==> flow/design.v <==
`timescale 1ns/1ps
`default_nettype none
module multiplier #(parameter WIDTH=256) (
    input wire clk_in,
    input wire rst_in,
    input wire [WIDTH-1:0] a_in,
    input wire [WIDTH-1:0] b_in,
    input wire valid_in,
    output logic [WIDTH*2-1:0] c_out,
    output logic valid_out,
    output logic busy_out
    );
    typedef enum {IDLE=0,COMPUTING=1,DONE=2} fsm_state;
    fsm_state state;
    logic [$clog2(WIDTH)-1:0] index;
    always_ff @(posedge clk_in) begin
        if (rst_in) begin
            c_out <= 0;
            index <= 0;
            state <= IDLE;
            valid_out <= 0;
            busy_out <= 0;
        end else begin
            case (state)
                IDLE: begin
                    if (valid_in) begin
                        c_out <= 0;
                        index <= 0;
                        state <= COMPUTING;
                        busy_out <= 1;
                    end
                end
                COMPUTING: begin
                    if (b_in[index] == 1'b1) begin
                        c_out <= c_out + (a_in << index);  
                    end
                    if (index == WIDTH-1) begin
                        valid_out <= 1;
                        busy_out <= 0;
                        state <= DONE;
                    end
                    index <= index+1;
                end
                DONE: begin
                    valid_out <= 0;
                    state <= IDLE;
                end
            endcase
        end
    end
endmodule
`default_nettype wire
`timescale 1ns/1ps
`default_nettype none
module mont_reduction #(parameter WIDTH=512)
    (input wire clk_in,
     input wire rst_in,
     input wire [WIDTH*2:0] x_mont,
     input wire [WIDTH-1:0] N,
     input wire [WIDTH:0] R,  
     input wire [WIDTH-1:0] N_prime,  
     input wire valid_in,
     output logic [WIDTH-1:0] x_out,
     output logic valid_out,
     output logic busy_out
    );
    logic [WIDTH:0] R_length;
    assign R_length = WIDTH;
    logic signed [WIDTH:0] m;
    logic signed [WIDTH*2:0] t;
    logic mult_valid_in, mult_valid_out, mult_busy;
    logic [WIDTH:0] mult_a, mult_b;
    logic [WIDTH*2+1:0] mult_out;
    multiplier #(.WIDTH(WIDTH+1))
     multiplier(
        .clk_in(clk_in),
        .rst_in(rst_in),
        .a_in(mult_a),
        .b_in(mult_b),
        .valid_in(mult_valid_in),
        .c_out(mult_out),
        .valid_out(mult_valid_out),
        .busy_out(mult_busy)
     );
    typedef enum  {IDLE=0,FIRST_OP=1,SETUP_SECOND=2,SECOND_OP=3,CHECK=4,DONE=5} fsm_state;
    fsm_state state;
    always_ff @(posedge clk_in) begin 
        if (rst_in) begin
            m <= 0;
            t <= 0;
            state <= IDLE;
            busy_out <= 1'b0;
            valid_out <= 1'b0;
            mult_valid_in <= 1'b0;
        end else begin
            case (state)
                IDLE: begin
                    if (valid_in) begin
                        mult_a <= x_mont[WIDTH:0];
                        mult_b <= N_prime;
                        mult_valid_in <= 1'b1;
                        state <= FIRST_OP;
                        busy_out <= 1'b1;
                    end
                end 
                FIRST_OP: begin
                    if (mult_valid_out) begin
                        state <= SETUP_SECOND;
                        m <= mult_out[WIDTH-1:0];
                    end
                    mult_valid_in <= 1'b0;
                end
                SETUP_SECOND: begin
                    mult_a <= m;
                    mult_b <= {1'b0,N};
                    mult_valid_in <= 1'b1;
                    state <= SECOND_OP;
                end
                SECOND_OP: begin
                    if (mult_valid_out) begin
                        t <= $signed({1'b0,x_mont}) - $signed(mult_out) >>> R_length;
                        state <= CHECK;
                    end
                    mult_valid_in <= 0;
                end
                CHECK: begin
                    if (t < 0) begin
                        x_out <= t + $signed({1'b0,N});
                    end else begin
                        x_out <= t[WIDTH-1:0];
                    end
                    valid_out <= 1'b1;
                    state <= DONE;
                    busy_out <= 1'b0;
                end
                DONE: begin
                    valid_out <= 1'b0;
                    state <= IDLE;
                end
            endcase       
        end
    end
endmodule
`default_nettype wire
`timescale 1ns/1ps
`default_nettype none
module mod_exponent #(parameter WIDTH = 64) (
    input wire clk_in,
    input wire rst_in,
    input wire [WIDTH-1:0] base,
    input wire [WIDTH-1:0] exponent,
    input wire [WIDTH-1:0] modulo,
    input wire [WIDTH-1:0] inv_modulo,  
    input wire [WIDTH:0] R,  
    input wire [WIDTH-1:0] start_product,  
    input wire valid_in,
    input wire ready_in,  
    output logic [WIDTH-1:0] c_out,
    output logic valid_out,
    output logic busy_out
    );
    typedef enum {IDLE=0,COMPUTING=1,DONE=2,UPDATE_PRODUCT=3,REDUCE=5,UPDATE_BASE=4,NEXT=6,LAST_REDUCTION=7,WAITING=8,MULTIPLIER_START=9,MULTIPLIER_DONE=10} states;
    states state;
    logic [WIDTH-1:0] running_product, current_base;
    logic [$clog2(WIDTH)-1:0] current_index;
    logic [WIDTH*2:0] reduce_input1, reduce_input2;
    logic [WIDTH-1:0] reduce_output1, reduce_output2;
    logic finished, finished2;  
        logic mult_valid_in, mult_valid_out, mult_busy;
    logic [WIDTH-1:0] mult_a, mult_b;
    logic [WIDTH*2-1:0] mult_out;
    multiplier #(.WIDTH(WIDTH))
     multiplier(
        .clk_in(clk_in),
        .rst_in(rst_in),
        .a_in(mult_a),
        .b_in(mult_b),
        .valid_in(mult_valid_in),
        .c_out(mult_out),
        .valid_out(mult_valid_out),
        .busy_out(mult_busy)
     );
    logic [WIDTH-1:0] mark_a, mark_b;
    logic [WIDTH*2-1:0] mark_out;
    logic markiplier_valid_in, markiplier_valid_out, markiplier_busy;
    multiplier #(.WIDTH(WIDTH))
     markiplier(.clk_in(clk_in),
                .rst_in(rst_in),
                .a_in(mark_a),
                .b_in(mark_b),
                .valid_in(markiplier_valid_in),
                .c_out(mark_out),
                .valid_out(markiplier_valid_out),
                .busy_out(markiplier_busy)
                );
    logic reduction_valid_in, reduction_valid_out, reduction_busy;
    mont_reduction #(.WIDTH(WIDTH))
     reduction(.clk_in(clk_in),
                .rst_in(rst_in),
                .x_mont(mult_out),
                .N(modulo),
                .R(R),
                .N_prime(inv_modulo),
                .valid_in(mult_valid_out),
                .x_out(reduce_output1),
                .valid_out(reduction_valid_out),
                .busy_out(reduction_busy)
     );
    logic reduction2_valid_in, reduction2_valid_out, reduction2_busy;
    mont_reduction #(.WIDTH(WIDTH))
     reduction2(.clk_in(clk_in),
                .rst_in(rst_in),
                .x_mont(mark_out),
                .N(modulo),
                .R(R),
                .N_prime(inv_modulo),
                .valid_in(markiplier_valid_out),
                .x_out(reduce_output2),
                .valid_out(reduction2_valid_out),
                .busy_out(reduction2_busy)
     );
    always_ff @(posedge clk_in) begin
        if (rst_in) begin
            running_product <= start_product;
            current_index <= 0;
            state <= IDLE;
            busy_out <= 0;
            finished <= 0;
            finished2 <= 0;
            valid_out <= 0;
            mult_valid_in <= 0;
            markiplier_valid_in <= 0;
        end else begin
            case (state)
                IDLE: begin
                    if (valid_in) begin
                        state <= COMPUTING;
                        running_product <= start_product;
                        current_index <= 0;
                        current_base <= base; 
                        busy_out <= 1;
                    end
                end 
                COMPUTING: begin
                    if (exponent[current_index] == 1) begin
                        state <= UPDATE_PRODUCT;
                    end else begin
                        state <= UPDATE_BASE;
                    end
                    finished <= 0;
                end
                UPDATE_BASE: begin
                    mult_a <= current_base;
                    mult_b <= current_base;
                    mult_valid_in <= 1'b1;
                    state <= REDUCE;
                end
                UPDATE_PRODUCT: begin
                    mult_a <= current_base;
                    mult_b <= current_base;
                    mult_valid_in <= 1'b1;
                    mark_a <= current_base;
                    mark_b <= running_product;
                    markiplier_valid_in <= 1'b1;
                    state <= REDUCE;
                end
                REDUCE: begin
                    if (exponent[current_index] == 1) begin
                        if (reduction_valid_out) begin
                            finished <= 1'b1;
                            current_base <= reduce_output1;
                        end
                        if (reduction2_valid_out) begin
                            finished2 <= 1'b1;
                            running_product <= reduce_output2;
                        end
                        if (finished == 1'b1 && finished2 == 1'b1) begin
                            state <= NEXT;
                        end
                        mult_valid_in <= 0;
                        markiplier_valid_in <= 0;
                    end else begin
                        if (reduction_valid_out) begin
                            finished <= 1'b1;
                            current_base <= reduce_output1;
                        end
                        if (finished) begin
                            state <= NEXT;
                        end
                        mult_valid_in <= 0;
                    end
                end
                NEXT: begin
                    current_index <= current_index + 1;
                    if (current_index == WIDTH-1) begin
                        state <= LAST_REDUCTION;
                    end else begin
                        state <= COMPUTING;
                    end
                    finished <= 0;
                end
                LAST_REDUCTION: begin
                    mark_a <= running_product;  
                    mark_b <= 1'b1;
                    markiplier_valid_in <= 1'b1;
                    state <= WAITING;
                end
                WAITING: begin
                    markiplier_valid_in <= 1'b0;
                    if (reduction2_valid_out) begin
                        c_out <= reduce_output2;
                        valid_out <= 1;
                        busy_out <= 0;
                        state <= DONE;
                    end
                end
                DONE: begin
                    if (ready_in) begin 
                        state <= IDLE;
                        valid_out <= 0;
                    end
                end
            endcase
        end
    end
endmodule
`default_nettype wire
[Step by step through the tools: mod_exponent]
The steps from the RTL of mod_exponent to its reports follow in flow order.
Lines are those of the file above, counted from 1.
Library cell names are shortened.
A cell with - has no value.
Set-up
  design top: mod_exponent
  clock: clk_in
  library: sky130hd
  corner: tt_025C_1v80

[Elaborated design]
Yosys after proc, flatten, opt, wreduce and memory -nomap, before mapping. Memory bits, and registers merged into a memory's read port (data or address), are not among the register bits. Print and check cells are not counted.
Storage and ports
  flip-flop bits (word level): 1818
  input port bits: 389
  elaborated cells: 309
Cells by class
  magnitude comparators: 2
  bitwise gates (word level): 1
  mux-type cells: 96
  equality and inequality tests: 59
  shift operators: 9
  add/sub/neg operators: 13
  reduce/logical cells: 83
Operators with widths (number)
  2-to-1 mux 32 bit: 20
  parallel mux 130 bit (select 2 bit): 2
  parallel mux 65 bit (select 2 bit): 4
  2-to-1 mux 130 bit: 4
  parallel mux 128 bit (select 2 bit): 2
  parallel mux 64 bit (select 2 bit): 4
  2-to-1 mux 128 bit: 4
  2-to-1 mux 64 bit: 8
  parallel mux 32 bit (select 6 bit): 2
  parallel mux 32 bit (select 3 bit): 4
  equality test 32 x 2 -> 1 bit (second input constant): 10
  subtractor 129 x 130 -> 130 bit: 2
  adder 130 bit: 2
  left shift 65 x 7 -> 130 bit: 2
  2-to-1 mux 65 bit: 4
  adder 128 bit: 2
  equality test 32 x 3 -> 1 bit (second input constant): 8
  left shift 64 x 6 -> 128 bit: 2
  parallel mux 32 bit (select 8 bit): 1
  equality test 32 x 1 -> 1 bit (second input constant): 7
  zero test 32 bit: 7
  indexed select 64 x 6 -> 1 bit: 3
  less-than comparator 66 x 1 -> 1 bit (second input constant): 2
  indexed select 65 x 7 -> 1 bit: 2
  adder 64 bit: 2
  AND reduction 2 bit: 21
  AND reduction 3 bit: 14
  nonzero test 2 bit: 19
Other operator kinds: 25; their cells: 99.

[Depth]
Yosys ltp: most cells in a row. Word level: on the elaborated netlist, between registers, memories and ports. Mapped: between sequential cells and ports; inverters and the memories' decode and read muxes count.
Logic depth
  word-level depth: 4
  ABC_AREA: 0
  gate-level depth with buffers: 32

[Netlist]
The flow's flattened synthesis, as Yosys stat reports it; memories are mapped. The netlist is that of the ABC_AREA named above (0 if unset); the other value can give another one.
Cells by type (number)
  edfxtp_1: 770
  dfxtp_1: 853
  ha_1: 899
  a21oi_1: 1596
  mux2_2: 693
  nand2_1: 1857
  mux4_2: 267
  nor2_1: 1339
  o21ai_0: 882
  xnor2_1: 479
  mux2i_1: 408
  a21o_1: 493
  clkbuf_1: 773
  xor2_1: 268
  nand4_1: 368
  inv_1: 568
  a22o_1: 203
  o21bai_1: 236
Not listed: further types 94, cells in them 2680.
Synthesis totals
  flip-flop cells: 1623
  standard cells after synthesis: 15632
  cell area after synthesis: 132744.8 um^2
The figures by module come from a second, unflattened synthesis with its own total; it is not the netlist above.
Second synthesis, totals
  cells (unflattened synthesis): 16567
  area total of the unflattened synthesis: 135832.8 um^2
Each row is one instance without its submodules.
Modules
  mont_reduction #(WIDTH=64): instances 2, area 23651.4 um^2, cells 2664, sequential area 8558.2 um^2
  multiplier #(WIDTH=65): instances 2, area 18465.2 um^2, cells 2673, sequential area 2842.7 um^2
  multiplier #(WIDTH=64): instances 2, area 17958.5 um^2, cells 2468, sequential area 2782.7 um^2
  mod_exponent: instances 1, area 15682.5 um^2, cells 957, sequential area 11951.5 um^2

[Worst setup path after synthesis]
Source: OpenSTA report_checks on the synthesized netlist (no wires, ideal clock, input and output delay 20% of the period each), path of least setup slack; recovery checks are left aside. Register names are those of the netlist, which keeps one name where synthesis merged equal registers.
Path after synthesis
  kind: input to register
  from: input rst_in
  to: register reduction.mult_a[0]
  data required time: 9.224 ns
  delay of the path: 10.127 ns
  arrival: 11.351 ns
  slack: -2.127 ns
  driving pins on the path: 4
  setup time: 0.776 ns
  buffers on the path: 3
  clock period: 10.0 ns
  external input delay: 2.000 ns
  time at the first pin: 2.000 ns
  period reached after synthesis: 12.127 ns
"delay of the path" = arrival - input delay + setup time.
"driving pins on the path" counts driving pins, that of a launching flip-flop among them; a cell with two outputs on the path counts twice.
"period reached after synthesis" is the clock period less the worst setup slack; recovery checks do not enter. This is arithmetic on one report: input and output delays are still those of the set period (20% each).
The rows between start and end are the longest chain of elaborated cells between them; the timing report does not say that the signal goes this way. Where chains are equally long, one stands for them.
Each line given opens the expression or statement behind the cell; cells for indexed reads and writes are added by Yosys, which also makes memories of some case tables.
Between the ends, after synthesis
  path through: clkbuf_1 clkbuf_1 buf_1 nor3_1
  length of the longest elaborated chain: 2
  elaborated cells on any way between the ends: 2
  source lines of those cells: 0
  those cells by class: 1 x logic; 1 x reduce/logical
RTL lines, path after synthesis
  start: declaration: RTL line 149  | input wire rst_in,
  inverter 1 bit
  AND reduction 3 bit
  end: assignment: RTL line 99  | mult_a <= x_mont[WIDTH:0];
  end: assignment: RTL line 114  | mult_a <= m;
  end: declaration: RTL line 72  | logic [WIDTH:0] mult_a, mult_b;

[Path in the finished layout]
Path of least setup slack in the final report of flow run 1 (OpenROAD, finished layout, wires in). Where an end is a register, its clock arrival counts in the times.
Path post-layout
  kind: register to register
  from: register reduction.multiplier.index[1]
  to: register reduction.multiplier.c_out[126]
  data required time: 14.64 ns
  buffers on the path: 1
  arrival: 9.36 ns
  time at the first pin: 0.90 ns
  setup time: 0.14 ns
  clock period: 13.9 ns
  slack: 5.28 ns
  driving pins on the path: 25
The rows between start and end are the longest chain of elaborated cells between them; the timing report does not say that the signal goes this way. Where chains are equally long, one stands for them.
At most two assigning lines are given for a register; there are more.
Between the ends, post-layout
  path through: dfxtp_4 buf_4 mux4_2 nand2_1 nand2_1 o21ai_0 nor2_1 a21oi_1 nor2_1 ha_1 nand2_1 or3_1 nor3_2 nand3_1 o21ai_2 nor3b_2 a41oi_1 or3_1 o31ai_2 a41oi_2 o21ai_2 a31oi_1 o31ai_1 xnor2_1 o22ai_2
  length of the longest elaborated chain: 4
  elaborated cells on any way between the ends: 7
  source lines of those cells: 3
  those cells by class: 1 x add/sub; 1 x eq/ne; 2 x shift; 2 x mux; 1 x reduce/logical
RTL lines, path post-layout
  start: declaration: RTL line 15  | logic [$clog2(WIDTH)-1:0] index;
  start: assignment: RTL line 19  | index <= 0;
  start: assignment: RTL line 42  | index <= index+1;
  left shift 65 x 7 -> 130 bit: RTL line 35  | c_out <= c_out + (a_in << index);
  adder 130 bit: RTL line 35
  2-to-1 mux 130 bit: RTL line 34  | if (b_in[index] == 1'b1) begin
  parallel mux 130 bit (select 2 bit): RTL line 24  | case (state)
  end: assignment: RTL line 27  | c_out <= 0;
  end: assignment: RTL line 35
  end: declaration: RTL line 9  | output logic [WIDTH*2-1:0] c_out,

==> runs of mod_exponent <==
Stored flow runs of mod_exponent (4 of them; Yosys, OpenROAD, sky130hd). They differ in their settings and are not a sequence. Constraints: input delay and output delay 20% of the set period each, output load 0.01 pF.
By "achieved clock period (ns)" is meant the clock period of the run minus its worst setup slack. This is arithmetic on one report: input and output delays are still those of the set period (20% each).
"worst setup path time (ns)" = time allowed to the worst setup path (clock period - input delay - output delay, where it has them) - its slack; a late launch clock adds to it, a late capture clock takes from it.
"finish__power__total" is the tool's figure for a default switching activity; nothing was simulated.

Flow files of flow run 1
==> flow/run.sh <==
#!/bin/bash
# the make line also repeats the synthesis and layout settings of config.mk as NAME=value (left out here)
make -C /OpenROAD-flow-scripts/flow DESIGN_CONFIG=/design/flow/config.mk WORK_HOME=/design/flow/orfs CLKGATE_MAP_FILE= finish
==> flow/config.mk <==
export PLATFORM = sky130hd
export DESIGN_NAME = mod_exponent
export DESIGN_NICKNAME = mod_exponent
export VERILOG_FILES = /design/flow/design.v
export SDC_FILE = /design/flow/constraint.sdc
export NUM_CORES = 4
export LEC_CHECK = 0
export ABC_AREA = 0
export CAP_MARGIN = 40
export CELL_PAD_IN_SITES_DETAIL_PLACEMENT = 0
export CELL_PAD_IN_SITES_GLOBAL_PLACEMENT = 0
export CORE_MARGIN = 5
export CORE_UTILIZATION = 36
export GPL_ROUTABILITY_DRIVEN = 1
export MAX_ROUTING_LAYER = met5
export PLACE_DENSITY_LB_ADDON = 0.16
export SLEW_MARGIN = 20
export TNS_END_PERCENT = 90
==> flow/constraint.sdc <==
create_clock -name core_clock -period 13.9 [get_ports {clk_in}]
set_input_delay 2.7800 -clock core_clock [delete_from_list [all_inputs] [get_ports {clk_in}]]
set_output_delay 2.7800 -clock core_clock [all_outputs]
set_load 0.01 [all_outputs]

report of flow run 1
yosys chip area after synthesis (um^2): 132744.8
finish__design__die__area: 380979.0
finish__design__instance__area__stdcell: 148804.0
finish__design__instance__utilization: 0.4043
finish__timing__setup__ws: 5.279
finish__timing__setup__tns: 0.000
finish__timing__hold__ws: 0.452
finish__power__total: 1.161e-02
achieved clock period (ns): 8.621
worst setup path time (ns): 8.62
worst setup path kind: register to register

Flow files of flow run 2
==> flow/run.sh <==
#!/bin/bash
# the make line also repeats the synthesis and layout settings of config.mk as NAME=value (left out here)
make -C /OpenROAD-flow-scripts/flow DESIGN_CONFIG=/design/flow/config.mk WORK_HOME=/design/flow/orfs CLKGATE_MAP_FILE= finish
==> flow/config.mk <==
export PLATFORM = sky130hd
export DESIGN_NAME = mod_exponent
export DESIGN_NICKNAME = mod_exponent
export VERILOG_FILES = /design/flow/design.v
export SDC_FILE = /design/flow/constraint.sdc
export NUM_CORES = 4
export LEC_CHECK = 0
export ABC_AREA = 1
export CAP_MARGIN = 40
export CELL_PAD_IN_SITES_DETAIL_PLACEMENT = 1
export CELL_PAD_IN_SITES_GLOBAL_PLACEMENT = 3
export CORE_MARGIN = 5
export CORE_UTILIZATION = 36
export GPL_ROUTABILITY_DRIVEN = 0
export GPL_TIMING_DRIVEN = 0
export HOLD_SLACK_MARGIN = -0.03
export MAX_ROUTING_LAYER = met5
export MIN_ROUTING_LAYER = met2
export PLACE_DENSITY_LB_ADDON = 0.14
export SETUP_SLACK_MARGIN = 3.86
export SLEW_MARGIN = 20
export TNS_END_PERCENT = 45
==> flow/constraint.sdc <==
create_clock -name core_clock -period 13.9 [get_ports {clk_in}]
set_input_delay 2.7800 -clock core_clock [delete_from_list [all_inputs] [get_ports {clk_in}]]
set_output_delay 2.7800 -clock core_clock [all_outputs]
set_load 0.01 [all_outputs]

report of flow run 2: did not finish, route, GRT-0116

Flow files of flow run 3
==> flow/run.sh <==
#!/bin/bash
# the make line also repeats the synthesis and layout settings of config.mk as NAME=value (left out here)
make -C /OpenROAD-flow-scripts/flow DESIGN_CONFIG=/design/flow/config.mk WORK_HOME=/design/flow/orfs CLKGATE_MAP_FILE= finish
==> flow/config.mk <==
export PLATFORM = sky130hd
export DESIGN_NAME = mod_exponent
export DESIGN_NICKNAME = mod_exponent
export VERILOG_FILES = /design/flow/design.v
export SDC_FILE = /design/flow/constraint.sdc
export NUM_CORES = 4
export LEC_CHECK = 0
export ABC_AREA = 1
export CAP_MARGIN = 30
export CORE_MARGIN = 6
export CORE_UTILIZATION = 40
export CTS_CLUSTER_DIAMETER = 245
export CTS_CLUSTER_SIZE = 96
export GPL_TIMING_DRIVEN = 0
export HOLD_SLACK_MARGIN = -0.1
export SLEW_MARGIN = 20
==> flow/constraint.sdc <==
create_clock -name core_clock -period 6.2 [get_ports {clk_in}]
set_input_delay 1.2400 -clock core_clock [delete_from_list [all_inputs] [get_ports {clk_in}]]
set_output_delay 1.2400 -clock core_clock [all_outputs]
set_load 0.01 [all_outputs]

report of flow run 3
yosys chip area after synthesis (um^2): 159917.1
finish__design__die__area: 415110.0
finish__design__instance__area__stdcell: 174726.0
finish__design__instance__utilization: 0.4403
finish__timing__setup__ws: -0.176
finish__timing__setup__tns: -0.900
finish__timing__hold__ws: 0.427
finish__power__total: 1.879e-02
achieved clock period (ns): 6.376
worst setup path time (ns): 6.38
worst setup path kind: register to register

Flow files of flow run 4
==> flow/run.sh <==
#!/bin/bash
# the make line also repeats the synthesis and layout settings of config.mk as NAME=value (left out here)
make -C /OpenROAD-flow-scripts/flow DESIGN_CONFIG=/design/flow/config.mk WORK_HOME=/design/flow/orfs CLKGATE_MAP_FILE= finish
==> flow/config.mk <==
export PLATFORM = sky130hd
export DESIGN_NAME = mod_exponent
export DESIGN_NICKNAME = mod_exponent
export VERILOG_FILES = /design/flow/design.v
export SDC_FILE = /design/flow/constraint.sdc
export NUM_CORES = 4
export LEC_CHECK = 0
export CAP_MARGIN = 30
export CORE_MARGIN = 6
export CORE_UTILIZATION = 40
export CTS_CLUSTER_SIZE = 96
export HOLD_SLACK_MARGIN = -0.1
export SLEW_MARGIN = 20
==> flow/constraint.sdc <==
create_clock -name core_clock -period 10.4 [get_ports {clk_in}]
set_input_delay 2.0800 -clock core_clock [delete_from_list [all_inputs] [get_ports {clk_in}]]
set_output_delay 2.0800 -clock core_clock [all_outputs]
set_load 0.01 [all_outputs]

report of flow run 4
yosys chip area after synthesis (um^2): 132744.8
finish__design__die__area: 345832.0
finish__design__instance__area__stdcell: 147115.0
finish__design__instance__utilization: 0.4476
finish__timing__setup__ws: 2.091
finish__timing__setup__tns: 0.000
finish__timing__hold__ws: 0.441
finish__power__total: 1.535e-02
achieved clock period (ns): 8.309
worst setup path time (ns): 8.31
worst setup path kind: register to register
